==> flow/design.v <==
module ws2812b(
    input logic clk, 
    input logic rst,
    input logic serial_in, 
    input logic transmit, 
    output logic ws2812b_out, 
    output logic shift
);
    localparam IDLE = 1'b0;
    localparam TRANSMITTING = 1'b1;
    localparam T0_CYCLE_COUNT = 4'd5;
    localparam T1_CYCLE_COUNT = 4'd10;
    localparam MAX_CYCLE_COUNT = 4'd15;
    logic state;
    logic [3:0] cycle_count;
    logic bit_being_sent;
    always_ff @(posedge clk) begin
        if (rst) begin
            state <= IDLE;
            cycle_count <= 4'd0;
            bit_being_sent <= 1'b0;
        end
        else begin
        unique case (state)
            IDLE:
                if (transmit == 1'b1) begin
                    state <= TRANSMITTING;
                    cycle_count <= 4'd0;
                    bit_being_sent <= serial_in;
                end
            TRANSMITTING:
                if (transmit == 1'b0) begin
                    state <= IDLE;
                end
                else if (cycle_count == MAX_CYCLE_COUNT - 1) begin
                    cycle_count <= 4'd0;
                    bit_being_sent <= serial_in;
                end
                else begin
                    cycle_count <= cycle_count + 1;
                end
        endcase
        end
    end
    always_comb begin
        if (state == TRANSMITTING)
            if (bit_being_sent == 1'b0)
                ws2812b_out = (cycle_count < T0_CYCLE_COUNT);
            else
                ws2812b_out = (cycle_count < T1_CYCLE_COUNT);
        else
            ws2812b_out = 1'b0;
    end
    assign shift = (state == TRANSMITTING) && (cycle_count == 4'd0);
endmodule
module controller (
    input logic clk, 
    input logic rst,
    output logic load_sreg, 
    output logic transmit_pixel, 
    output logic [5:0] pixel, 
    output logic [4:0] frame
);
    localparam TRANSMIT_FRAME       = 1'b0;
    localparam IDLE                 = 1'b1;
    localparam [2:0] READ_CH_VALS   = 3'b001;
    localparam [2:0] LOAD_SREG      = 3'b010;
    localparam [2:0] TRANSMIT_PIXEL = 3'b100;
    localparam [8:0] TRANSMIT_CYCLES    = 9'd360;        
    localparam [19:0] IDLE_CYCLES       = 20'd2000;      
    logic state;
    logic next_state;
    logic [2:0] transmit_phase;
    logic [2:0] next_transmit_phase;
    logic [5:0] pixel_counter;
    logic [4:0] frame_counter;
    logic [8:0] transmit_counter;
    logic [19:0] idle_counter;
    logic transmit_pixel_done;
    logic idle_done;
    assign transmit_pixel_done = (transmit_counter == TRANSMIT_CYCLES - 1);
    assign idle_done = (idle_counter == IDLE_CYCLES - 1);
    always_ff @(posedge clk) begin
        if (rst) begin
            state <= TRANSMIT_FRAME;
            transmit_phase <= READ_CH_VALS;
        end
        else begin
            state <= next_state;
            transmit_phase <= next_transmit_phase;
        end
    end
    always_comb begin
        next_state = 1'bx;
        unique case (state)
            TRANSMIT_FRAME:
                if ((pixel_counter == 6'd63) && (transmit_pixel_done))
                    next_state = IDLE;
                else
                    next_state = TRANSMIT_FRAME;
            IDLE:
                if (idle_done)
                    next_state = TRANSMIT_FRAME;
                else
                    next_state = IDLE;
        endcase
    end
    always_comb begin
        next_transmit_phase = READ_CH_VALS;
        if (state == TRANSMIT_FRAME) begin
            case (transmit_phase)
                READ_CH_VALS:
                    next_transmit_phase = LOAD_SREG;
                LOAD_SREG:
                    next_transmit_phase = TRANSMIT_PIXEL;
                TRANSMIT_PIXEL:
                    next_transmit_phase = transmit_pixel_done ? READ_CH_VALS : TRANSMIT_PIXEL;
            endcase
        end
    end
    always_ff @(posedge clk) begin
        if (rst) begin
            pixel_counter <= 6'd0;
        end
        else if ((state == TRANSMIT_FRAME) && transmit_pixel_done) begin
            pixel_counter <= pixel_counter + 1;
        end
    end
    always_ff @(posedge clk) begin
        if (rst) begin
            frame_counter <= 5'd0;
        end
        else if (idle_done) begin
            frame_counter <= frame_counter + 1;
        end
    end
    always_ff @(posedge clk) begin
        if (rst) begin
            transmit_counter <= 9'd0;
        end
        else if (transmit_phase == TRANSMIT_PIXEL) begin
            transmit_counter <= transmit_counter + 1;
        end
        else begin
            transmit_counter <= 9'd0;
        end
    end
    always_ff @(posedge clk) begin
        if (rst) begin
            idle_counter <= 20'd0;
        end
        else if (state == IDLE) begin
            idle_counter <= idle_counter + 1;
        end
        else begin
            idle_counter <= 20'd0;
        end
    end
    assign pixel = pixel_counter;
    assign frame = frame_counter;
    assign load_sreg = (transmit_phase == LOAD_SREG);
    assign transmit_pixel = (transmit_phase == TRANSMIT_PIXEL);
endmodule
module game_of_life #(
    parameter [63:0] INIT_GRID = 64'hFFFF_FFFF_FFFF_FFFF
)(
    input  logic clk,
    input  logic rst,
    input  logic tick,          
    input  logic load,          
    input  logic load_bit,
    output logic [63:0] grid_out
);
    logic [63:0] grid;
    logic [63:0] next_grid;
    logic [63:0] north, south, east, west;
    logic [63:0] ne, nw, se, sw;
    logic [3:0] neighbors [63:0];
    integer i;
    always_comb begin
        for (i = 0; i < 64; i = i + 1) begin
            north[i] = grid[(((i / 8) + 1) % 8) * 8 + (i % 8)];
            south[i] = grid[(((i / 8) + 7) % 8) * 8 + (i % 8)];
            east[i]  = grid[(i / 8) * 8 + ((i % 8) + 1) % 8];
            west[i]  = grid[(i / 8) * 8 + ((i % 8) + 7) % 8];
            ne[i]    = grid[(((i / 8) + 1) % 8) * 8 + ((i % 8) + 1) % 8];
            nw[i]    = grid[(((i / 8) + 1) % 8) * 8 + ((i % 8) + 7) % 8];
            se[i]    = grid[(((i / 8) + 7) % 8) * 8 + ((i % 8) + 1) % 8];
            sw[i]    = grid[(((i / 8) + 7) % 8) * 8 + ((i % 8) + 7) % 8];
        end
        for (i = 0; i < 64; i = i + 1) begin
            neighbors[i] = north[i] + south[i] + east[i] + west[i] +
                           ne[i] + nw[i] + se[i] + sw[i];
        end
        for (i = 0; i < 64; i = i + 1) begin
            if (grid[i])
                next_grid[i] = (neighbors[i] == 2 || neighbors[i] == 3);
            else
                next_grid[i] = (neighbors[i] == 3);
        end
    end
    always_ff @(posedge clk) begin
        if (rst)
            grid <= INIT_GRID;
        else if (load)
            grid <= {load_bit, grid[63:1]};
        else if (tick)
            grid <= next_grid;
    end
    assign grid_out = grid;
endmodule
module top (
    input  logic clk,
    input  logic rst,
    input  logic load,
    input  logic [2:0] load_rgb,
    output logic _48b
);
    logic [5:0] pixel;
    logic load_sreg, transmit_pixel, shift;
    logic ws_out;
    logic [7:0] red_data, green_data, blue_data;
    logic [23:0] shift_reg;
    logic [23:0] div_counter;
    logic tick;
    always_ff @(posedge clk) begin
        if (rst) begin
            div_counter <= 0;
            tick <= 1'b0;
        end else if (div_counter == 24'd29_999) begin  
            div_counter <= 0;
            tick <= 1'b1;
        end else begin
            div_counter <= div_counter + 1;
            tick <= 1'b0;
        end
    end
    logic [63:0] red_grid, green_grid, blue_grid;
    localparam [63:0] RED_INIT   = 64'b11100000_00000000_00000000_00000000_00000000_00000000_00000000_00000000;  
    localparam [63:0] GREEN_INIT = 64'b00000000_00011100_00000000_00000000_00000000_00000000_00000000_00000000;  
    localparam [63:0] BLUE_INIT  = 64'b00000000_00000000_00000111_00000000_00000000_00000000_00000000_00000000;  
    game_of_life #(.INIT_GRID(RED_INIT))   u_red_gol   (.clk(clk), .rst(rst), .tick(tick), .load(load), .load_bit(load_rgb[2]), .grid_out(red_grid));
    game_of_life #(.INIT_GRID(GREEN_INIT)) u_green_gol (.clk(clk), .rst(rst), .tick(tick), .load(load), .load_bit(load_rgb[1]), .grid_out(green_grid));
    game_of_life #(.INIT_GRID(BLUE_INIT))  u_blue_gol  (.clk(clk), .rst(rst), .tick(tick), .load(load), .load_bit(load_rgb[0]), .grid_out(blue_grid));
    always_comb begin
        red_data   = {8{red_grid[pixel]}};
        green_data = {8{green_grid[pixel]}};
        blue_data  = {8{blue_grid[pixel]}};
    end
    controller u_ctrl (
        .clk(clk),
        .rst(rst),
        .load_sreg(load_sreg),
        .transmit_pixel(transmit_pixel),
        .pixel(pixel),
        .frame()
    );
    ws2812b u_ws (
        .clk(clk),
        .rst(rst),
        .serial_in(shift_reg[23]),
        .transmit(transmit_pixel),
        .ws2812b_out(ws_out),
        .shift(shift)
    );
    always_ff @(posedge clk) begin
        if (load_sreg)
            shift_reg <= {green_data, red_data, blue_data};  
        else if (shift)
            shift_reg <= {shift_reg[22:0], 1'b0};
    end
    assign _48b = ws_out;
endmodule
# Step by step through the tools: top
# Module top before and after one edit of its RTL, step after step.
# "orig" refers to lines of the RTL above, "edited" to lines of the edited file.
# "change" is "edited" less "orig", of the values as shown; "change_rel_pct" is that difference over "orig", in percent.
inputs:
  top: "top"
  clock: "clk"
  cell_library: "sky130hd"
  pvt_corner: "tt_025C_1v80"

# The edit
# Unified diff, file above to edited file.
# The edited RTL no longer does the same as the RTL above: the edit was made by script, with no optimisation intended.
# begin of diff
@@ -190,6 +190,6 @@
         end
         for (i = 0; i < 64; i = i + 1) begin
-            neighbors[i] = north[i] + south[i] + east[i] + west[i] +
-                           ne[i] + nw[i] + se[i] + sw[i];
+            neighbors[i] = (north[i] + south[i] + east[i] + west[i] +
+                           ne[i] | nw[i]) + se[i] + sw[i];
         end
         for (i = 0; i < 64; i = i + 1) begin
# end of diff

# Elaborated design
# Counts by Yosys on the flattened word-level netlist (proc, flatten, opt, wreduce). Print and check cells are left out. Cells with the same type and inputs are merged into one.
op_classes:
  columns: ["element", "orig", "edited", "change", "change_rel_pct"]
  rows:
  - ["add_sub_neg", 1349, 1157, -192, -14.23]
  - ["n_cmp", 2, 2, 0, 0.00]
  - ["eq_ne", 395, 395, 0, 0.00]
  - ["n_shift", 3, 3, 0, 0.00]
  - ["mux", 217, 217, 0, 0.00]
  - ["logic", 3, 195, 192, 6400.00]
  - ["reduce_logical", 204, 204, 0, 0.00]
ops:
  columns: ["op", "orig", "edited", "change", "change_rel_pct"]
  rows:
  - ["adder 4 x 1 -> 4 bit", 1152, 960, -192, -16.67]
  - ["bitwise OR 4 x 1 -> 4 bit", 0, 192, 192, null]
  - ["== test 4 x 2 -> 1 bit with constant B", 384, 384, 0, 0.00]
  - ["2-to-1 mux 1 bit", 201, 201, 0, 0.00]
  - ["adder 1 x 1 -> 2 bit", 192, 192, 0, 0.00]
  - ["logical OR 1 bit", 192, 192, 0, 0.00]
  - ["2-to-1 mux 64 bit", 6, 6, 0, 0.00]
  - ["OR reduction 2 bit", 4, 4, 0, 0.00]
  - ["logical AND 1 bit", 3, 3, 0, 0.00]
  - ["2-to-1 mux 4 bit", 3, 3, 0, 0.00]
  - ["inequality test 2 bit with constant B", 3, 3, 0, 0.00]
  - ["NOT 1 bit", 3, 3, 0, 0.00]
  - ["variable part select 64 x 6 -> 1 bit", 3, 3, 0, 0.00]
  - ["2-to-1 mux 24 bit", 2, 2, 0, 0.00]
  - ["parallel mux 1 bit (select 2 bit)", 2, 2, 0, 0.00]
  - ["nonzero test 2 bit", 2, 2, 0, 0.00]
  - ["adder 20 x 1 -> 20 bit with constant B", 1, 1, 0, 0.00]
  - ["adder 24 x 1 -> 24 bit with constant B", 1, 1, 0, 0.00]
  - ["adder 4 x 1 -> 4 bit with constant B", 1, 1, 0, 0.00]
  - ["adder 6 x 1 -> 6 bit with constant B", 1, 1, 0, 0.00]
  - ["adder 9 x 1 -> 9 bit with constant B", 1, 1, 0, 0.00]
  - ["== test 20 x 11 -> 1 bit with constant B", 1, 1, 0, 0.00]
  - ["== test 24 x 15 -> 1 bit with constant B", 1, 1, 0, 0.00]
  - ["== test 3 x 1 -> 1 bit with constant B", 1, 1, 0, 0.00]
  - ["== test 3 x 2 -> 1 bit with constant B", 1, 1, 0, 0.00]
  - ["== test 3 bit with constant B", 1, 1, 0, 0.00]
  - ["== test 4 bit with constant B", 1, 1, 0, 0.00]
  - ["== test 6 bit with constant B", 1, 1, 0, 0.00]
# The list need not be complete.
word_totals:
  columns: ["element", "orig", "edited", "change", "change_rel_pct"]
  rows:
  - ["regBits", 286, 286, 0, 0.00]
  - ["in_bits", 6, 6, 0, 0.00]
  - ["out_inout_bits", 1, 1, 0, 0.00]
  - ["wordCells", 2187, 2187, 0, 0.00]

# Logic depth
# Depth = most cells in a row (Yosys ltp): at word level without a register or memory, in the mapped netlist without a sequential cell, where the memories' decode and read muxes count.
depth:
  columns: ["element", "orig", "edited", "change", "change_rel_pct"]
  rows:
  - ["word_depth", 12, 12, 0, 0.00]
  - ["ABC_AREA", "0", "0", null, null]
  - ["ltp_mapped", 13, 14, 1, 7.69]
  - ["depth_no_buf", 13, 14, 1, 7.69]

# After synthesis
# Source: synth_stat.txt of the flow (Yosys; design flattened, memories mapped). It holds for the ABC_AREA given above (unset counts as 0); a run with the other value may have another netlist.
synth_totals:
  columns: ["element", "orig", "edited", "change", "change_rel_pct"]
  rows:
  - ["stdcells", 5122, 4607, -515, -10.05]
  - ["yosys_area_um2", 46022.9, 42200.5, -3822.4, -8.31]
  - ["sequential_area_um2", 5965.7, 5965.7, 0.0, 0.00]
  - ["flip_flops", 286, 286, 0, 0.00]
  - ["buf_cells", 143, 141, -2, -1.40]
types:
  columns: ["type", "orig", "edited", "change", "change_rel_pct"]
  rows:
  - ["sky130_fd_sc_hd__nor2_1", 586, 86, -500, -85.32]
  - ["sky130_fd_sc_hd__a21oi_1", 230, 476, 246, 106.96]
  - ["sky130_fd_sc_hd__fa_1", 768, 576, -192, -25.00]
  - ["sky130_fd_sc_hd__o2111ai_1", 2, 193, 191, 9550.00]
  - ["sky130_fd_sc_hd__or2_2", 2, 193, 191, 9550.00]
  - ["sky130_fd_sc_hd__a22oi_1", 189, 9, -180, -95.24]
  - ["sky130_fd_sc_hd__nor3_1", 10, 187, 177, 1770.00]
  - ["sky130_fd_sc_hd__o21ai_0", 201, 29, -172, -85.57]
  - ["sky130_fd_sc_hd__nor2b_1", 137, 7, -130, -94.89]
  - ["sky130_fd_sc_hd__nand2_1", 142, 26, -116, -81.69]
  - ["sky130_fd_sc_hd__a31oi_1", 113, 0, -113, -100.00]
  - ["sky130_fd_sc_hd__a21o_1", 0, 96, 96, null]
  - ["sky130_fd_sc_hd__mux2_2", 9, 94, 85, 944.44]
  - ["sky130_fd_sc_hd__inv_1", 1356, 1272, -84, -6.19]
  - ["sky130_fd_sc_hd__mux2i_1", 76, 25, -51, -67.11]
  - ["sky130_fd_sc_hd__a211oi_1", 64, 95, 31, 48.44]
  - ["sky130_fd_sc_hd__a221o_1", 11, 0, -11, -100.00]
  - ["sky130_fd_sc_hd__nand3_1", 25, 34, 9, 36.00]
# The list need not be complete.
# The figures by module come from a second, unflattened synthesis with its own total; it is not the netlist above.
hier_totals:
  columns: ["element", "orig", "edited", "change", "change_rel_pct"]
  rows:
  - ["hier_cells", 4743, 3190, -1553, -32.74]
  - ["area_unflattened_um2", 46935.0, 34195.3, -12739.7, -27.14]
# Rows give one instance, submodules left out.
modules_orig:
  columns: ["mod", "n_inst", "n_cells", "area_um2", "mod_seq_area_um2"]
  rows:
  - ["game_of_life", 1, 1379, 13618.1, 1281.2]
  - ["game_of_life", 1, 1379, 13604.3, 1281.2]
  - ["game_of_life", 1, 1379, 13604.3, 1281.2]
  - ["top", 1, 345, 3834.9, 1221.2]
  - ["controller", 1, 219, 1931.9, 880.8]
  - ["ws2812b", 1, 42, 341.6, 120.1]
modules_edited:
  columns: ["mod", "n_inst", "n_cells", "area_um2", "mod_seq_area_um2"]
  rows:
  - ["game_of_life", 1, 862, 9346.5, 1281.2]
  - ["game_of_life", 1, 862, 9346.5, 1281.2]
  - ["game_of_life", 1, 862, 9346.5, 1281.2]
  - ["top", 1, 345, 3834.9, 1221.2]
  - ["controller", 1, 217, 1979.4, 880.8]
  - ["ws2812b", 1, 42, 341.6, 120.1]

# Path before layout
# OpenSTA on the mapped netlist: ideal clock, no wires. The path of least setup slack (recovery checks aside). Input and output delay are each 20% of the period. Register names are those of the netlist, which keeps one name where synthesis merged equal registers.
synth_path:
  columns: ["element", "orig", "edited", "change", "change_rel_pct"]
  rows:
  - ["path_kind", "register -> register", "input -> register", null, null]
  - ["start", "register u_red_gol.grid[7]", "input port load", null, null]
  - ["end", "register u_red_gol.grid[63]", "register u_red_gol.grid[59]", null, null]
  - ["tclk_ns", 10.0, 10.0, 0.0, 0.00]
  - ["input_delay_ns", null, 2.000, null, null]
  - ["setup_ns", 0.060, 0.071, 0.011, null]
  - ["launch_ns", 0.000, 2.000, 2.000, null]
  - ["arrival_ns", 3.149, 3.123, -0.026, -0.83]
  - ["required_ns", 9.940, 9.929, -0.011, -0.11]
  - ["path_slack_ns", 6.792, 6.807, 0.015, null]
  - ["delay_ns", 3.209, 1.194, -2.015, -62.79]
  - ["driving_pins", 13, 6, -7, -53.85]
  - ["n_path_buf", 0, 3, 3, null]
  - ["synth_period_reached_ns", 3.208, 3.193, -0.015, -0.47]
# "delay_ns" is the arrival time less input delay plus setup time.
# "driving_pins" counts driving pins, that of a launching flip-flop among them; a cell with two outputs on the path counts twice.
# "synth_period_reached_ns" = period - worst setup slack (recovery checks aside). The figure is calculated, with input and output delays left at 20% of the set period.
# Between the ends stands the longest chain of elaborated cells between them, by number of cells; it is not shown to be the way that was timed. Of several equally long chains one is given.
# A line is the first line of the expression or statement that the cell stems from. Yosys adds cells for indexed reads and writes and turns some case tables into memories.
# At most two assigning lines are given for a register; there are more.
synth_between_orig:
  path_cell_list: "sky130_fd_sc_hd__dfxtp_1 sky130_fd_sc_hd__ha_1 sky130_fd_sc_hd__inv_1 sky130_fd_sc_hd__fa_1 sky130_fd_sc_hd__fa_1 sky130_fd_sc_hd__inv_1 sky130_fd_sc_hd__fa_1 sky130_fd_sc_hd__inv_1 sky130_fd_sc_hd__fa_1 sky130_fd_sc_hd__a2111oi_0 sky130_fd_sc_hd__a21oi_1 sky130_fd_sc_hd__o21ai_0 sky130_fd_sc_hd__a221o_1"
  elab_chain_len: 12
  cells_between: 13
  classes_between: "add/sub: 7; eq/ne: 2; mux: 3; reduce/logical: 1"
synth_lines_orig:
  columns: ["element", "line", "text"]
  rows:
  - ["start: declaration", 174, "logic [63:0] grid;"]
  - ["start: assignment", 206, "grid <= {load_bit, grid[63:1]};"]
  - ["start: assignment", 208, "grid <= next_grid;"]
  - ["adder 1 x 1 -> 2 bit", 192, "neighbors[i] = north[i] + south[i] + east[i] + west[i] +"]
  - ["adder 4 x 1 -> 4 bit x6", 192, null]
  - ["== test 4 x 2 -> 1 bit", 197, "next_grid[i] = (neighbors[i] == 2 || neighbors[i] == 3);"]
  - ["logical OR 1 bit", 197, null]
  - ["2-to-1 mux 1 bit", 196, "if (grid[i])"]
  - ["2-to-1 mux 64 bit", 207, "else if (tick)"]
  - ["2-to-1 mux 64 bit", 205, "else if (load)"]
  - ["end: assignment", 206, null]
  - ["end: assignment", 208, null]
  - ["end: declaration", 174, null]
synth_between_edited:
  path_cell_list: "sky130_fd_sc_hd__clkbuf_1 sky130_fd_sc_hd__nor2b_1 sky130_fd_sc_hd__clkbuf_1 sky130_fd_sc_hd__clkbuf_1 sky130_fd_sc_hd__o2111ai_1 sky130_fd_sc_hd__a21oi_1"
  elab_chain_len: 1
  cells_between: 2
  cone_lines: 1
  classes_between: "mux: 1; reduce/logical: 1"
synth_lines_edited:
  columns: ["element", "line", "text"]
  rows:
  - ["start: declaration", 215, "input  logic load,"]
  - ["2-to-1 mux 64 bit", 205, "else if (load)"]
  - ["end: assignment", 206, "grid <= {load_bit, grid[63:1]};"]
  - ["end: assignment", 208, "grid <= next_grid;"]
  - ["end: declaration", 174, "logic [63:0] grid;"]

# Timing after layout
# Path of least setup slack in the final report of each run of pair 1 (OpenROAD, finished layout, wires in). Where an end is a register, its clock arrival counts in the times.
layout_path:
  columns: ["element", "orig", "edited", "change", "change_rel_pct"]
  rows:
  - ["path_kind", "register -> register", "register -> register", null, null]
  - ["start", "register u_blue_gol.grid[16]", "register u_red_gol.grid[0]", null, null]
  - ["end", "register u_blue_gol.grid[25]", "register u_red_gol.grid[63]", null, null]
  - ["tclk_ns", 4.08, 4.08, 0.00, 0.00]
  - ["setup_ns", 0.13, 0.15, 0.02, null]
  - ["launch_ns", 0.63, 0.59, -0.04, -6.35]
  - ["arrival_ns", 4.00, 3.83, -0.17, -4.25]
  - ["required_ns", 4.55, 4.52, -0.03, -0.66]
  - ["path_slack_ns", 0.55, 0.69, 0.14, null]
  - ["driving_pins", 13, 13, 0, 0.00]
  - ["n_path_buf", 0, 0, 0, null]
# Between the ends stands the longest chain of elaborated cells between them, by number of cells; it is not shown to be the way that was timed. Of several equally long chains one is given.
# At most two assigning lines are given for a register; there are more.
layout_between_orig:
  path_cell_list: "sky130_fd_sc_hd__dfxtp_1 sky130_fd_sc_hd__inv_1 sky130_fd_sc_hd__fa_1 sky130_fd_sc_hd__fa_1 sky130_fd_sc_hd__inv_1 sky130_fd_sc_hd__fa_1 sky130_fd_sc_hd__inv_1 sky130_fd_sc_hd__fa_1 sky130_fd_sc_hd__nor2b_1 sky130_fd_sc_hd__a31oi_1 sky130_fd_sc_hd__o21ai_0 sky130_fd_sc_hd__a22oi_1 sky130_fd_sc_hd__nor2_1"
  elab_chain_len: 6
  cells_between: 7
  classes_between: "add/sub: 1; eq/ne: 2; mux: 3; reduce/logical: 1"
layout_lines_orig:
  columns: ["element", "line", "text"]
  rows:
  - ["start: declaration", 174, "logic [63:0] grid;"]
  - ["start: assignment", 206, "grid <= {load_bit, grid[63:1]};"]
  - ["start: assignment", 208, "grid <= next_grid;"]
  - ["adder 4 x 1 -> 4 bit", 192, "neighbors[i] = north[i] + south[i] + east[i] + west[i] +"]
  - ["== test 4 x 2 -> 1 bit", 197, "next_grid[i] = (neighbors[i] == 2 || neighbors[i] == 3);"]
  - ["logical OR 1 bit", 197, null]
  - ["2-to-1 mux 1 bit", 196, "if (grid[i])"]
  - ["2-to-1 mux 64 bit", 207, "else if (tick)"]
  - ["2-to-1 mux 64 bit", 205, "else if (load)"]
  - ["end: assignment", 206, null]
  - ["end: assignment", 208, null]
  - ["end: declaration", 174, null]
layout_between_edited:
  path_cell_list: "sky130_fd_sc_hd__dfxtp_1 sky130_fd_sc_hd__inv_1 sky130_fd_sc_hd__fa_1 sky130_fd_sc_hd__inv_1 sky130_fd_sc_hd__ha_1 sky130_fd_sc_hd__or2_2 sky130_fd_sc_hd__fa_1 sky130_fd_sc_hd__ha_1 sky130_fd_sc_hd__inv_1 sky130_fd_sc_hd__a211oi_1 sky130_fd_sc_hd__a21o_1 sky130_fd_sc_hd__o2111ai_1 sky130_fd_sc_hd__o311ai_0"
  elab_chain_len: 9
  cells_between: 10
  classes_between: "add/sub: 3; eq/ne: 2; mux: 3; logic: 1; reduce/logical: 1"
layout_lines_edited:
  columns: ["element", "line", "text"]
  rows:
  - ["start: declaration", 174, "logic [63:0] grid;"]
  - ["start: assignment", 206, "grid <= {load_bit, grid[63:1]};"]
  - ["start: assignment", 208, "grid <= next_grid;"]
  - ["adder 4 x 1 -> 4 bit", 192, "neighbors[i] = (north[i] + south[i] + east[i] + west[i] +"]
  - ["bitwise OR 4 x 1 -> 4 bit", 192, null]
  - ["adder 4 x 1 -> 4 bit x2", 192, null]
  - ["== test 4 x 2 -> 1 bit", 197, "next_grid[i] = (neighbors[i] == 2 || neighbors[i] == 3);"]
  - ["logical OR 1 bit", 197, null]
  - ["2-to-1 mux 1 bit", 196, "if (grid[i])"]
  - ["2-to-1 mux 64 bit", 207, "else if (tick)"]
  - ["2-to-1 mux 64 bit", 205, "else if (load)"]
  - ["end: assignment", 206, null]
  - ["end: assignment", 208, null]
  - ["end: declaration", 174, null]

# Layout results
# Runs of the flow (Yosys, OpenROAD) on both versions; the two runs of a pair have the same settings. The constraints put input and output delay at 20% of the set period each and load the outputs with 0.01 pF.
settings_pair_1:
  CORE_UTILIZATION: 45
  period_ns: 4.08
  CAP_MARGIN: 20
  CORE_MARGIN: 2
  SLEW_MARGIN: 20
measured_pair_1:
  columns: ["element", "orig", "edited", "change", "change_rel_pct"]
  rows:
  - ["synthesis_area_um2", 46022.9, 42200.5, -3822.4, -8.31]
  - ["design.die.area_um2", 104846.0, 96245.8, -8600.2, -8.20]
  - ["finalCellArea_um2", 49791.5, 46149.3, -3642.2, -7.31]
  - ["layout_utilization_pct", 49.0, 49.5, 0.5, null]
  - ["worst_setup_slack_ns", 0.554, 0.689, 0.135, null]
  - ["tns_ns", 0.000, 0.000, 0.000, null]
  - ["fin_power_mw", 7.679, 8.058, 0.379, 4.94]
  - ["period_less_ws_ns", 3.526, 3.391, -0.135, -3.83]
settings_pair_2:
  ABC_AREA: 1
  CELL_PAD_IN_SITES_DETAIL_PLACEMENT: 0
  CELL_PAD_IN_SITES_GLOBAL_PLACEMENT: 0
  CORE_MARGIN: 5
  CORE_UTILIZATION: 66
  CTS_CLUSTER_DIAMETER: 31
  CTS_CLUSTER_SIZE: 57
  MAX_ROUTING_LAYER: "met5"
  MIN_ROUTING_LAYER: "met1"
  period_ns: 4.44
  CAP_MARGIN: 20
  SLEW_MARGIN: 20
measured_pair_2:
  columns: ["element", "orig", "edited", "change", "change_rel_pct"]
  rows:
  - ["synthesis_area_um2", 46588.4, 42986.2, -3602.2, -7.73]
  - ["design.die.area_um2", 76002.2, 70333.7, -5668.5, -7.46]
  - ["finalCellArea_um2", 51032.7, 47586.9, -3445.8, -6.75]
  - ["layout_utilization_pct", 72.9, 73.8, 0.9, null]
  - ["worst_setup_slack_ns", 0.863, 0.919, 0.056, null]
  - ["tns_ns", 0.000, 0.000, 0.000, null]
  - ["period_less_ws_ns", 3.577, 3.521, -0.056, -1.57]
# "period_less_ws_ns" is the run's clock period less its worst setup slack. It is reckoned from that one timing run; input and output delays stay at 20% of the period that was set.
# By "fin_power_mw" is meant OpenSTA's value without simulated activity: inputs other than the clock are taken to toggle once in ten clock periods, and the tool carries that through the logic.
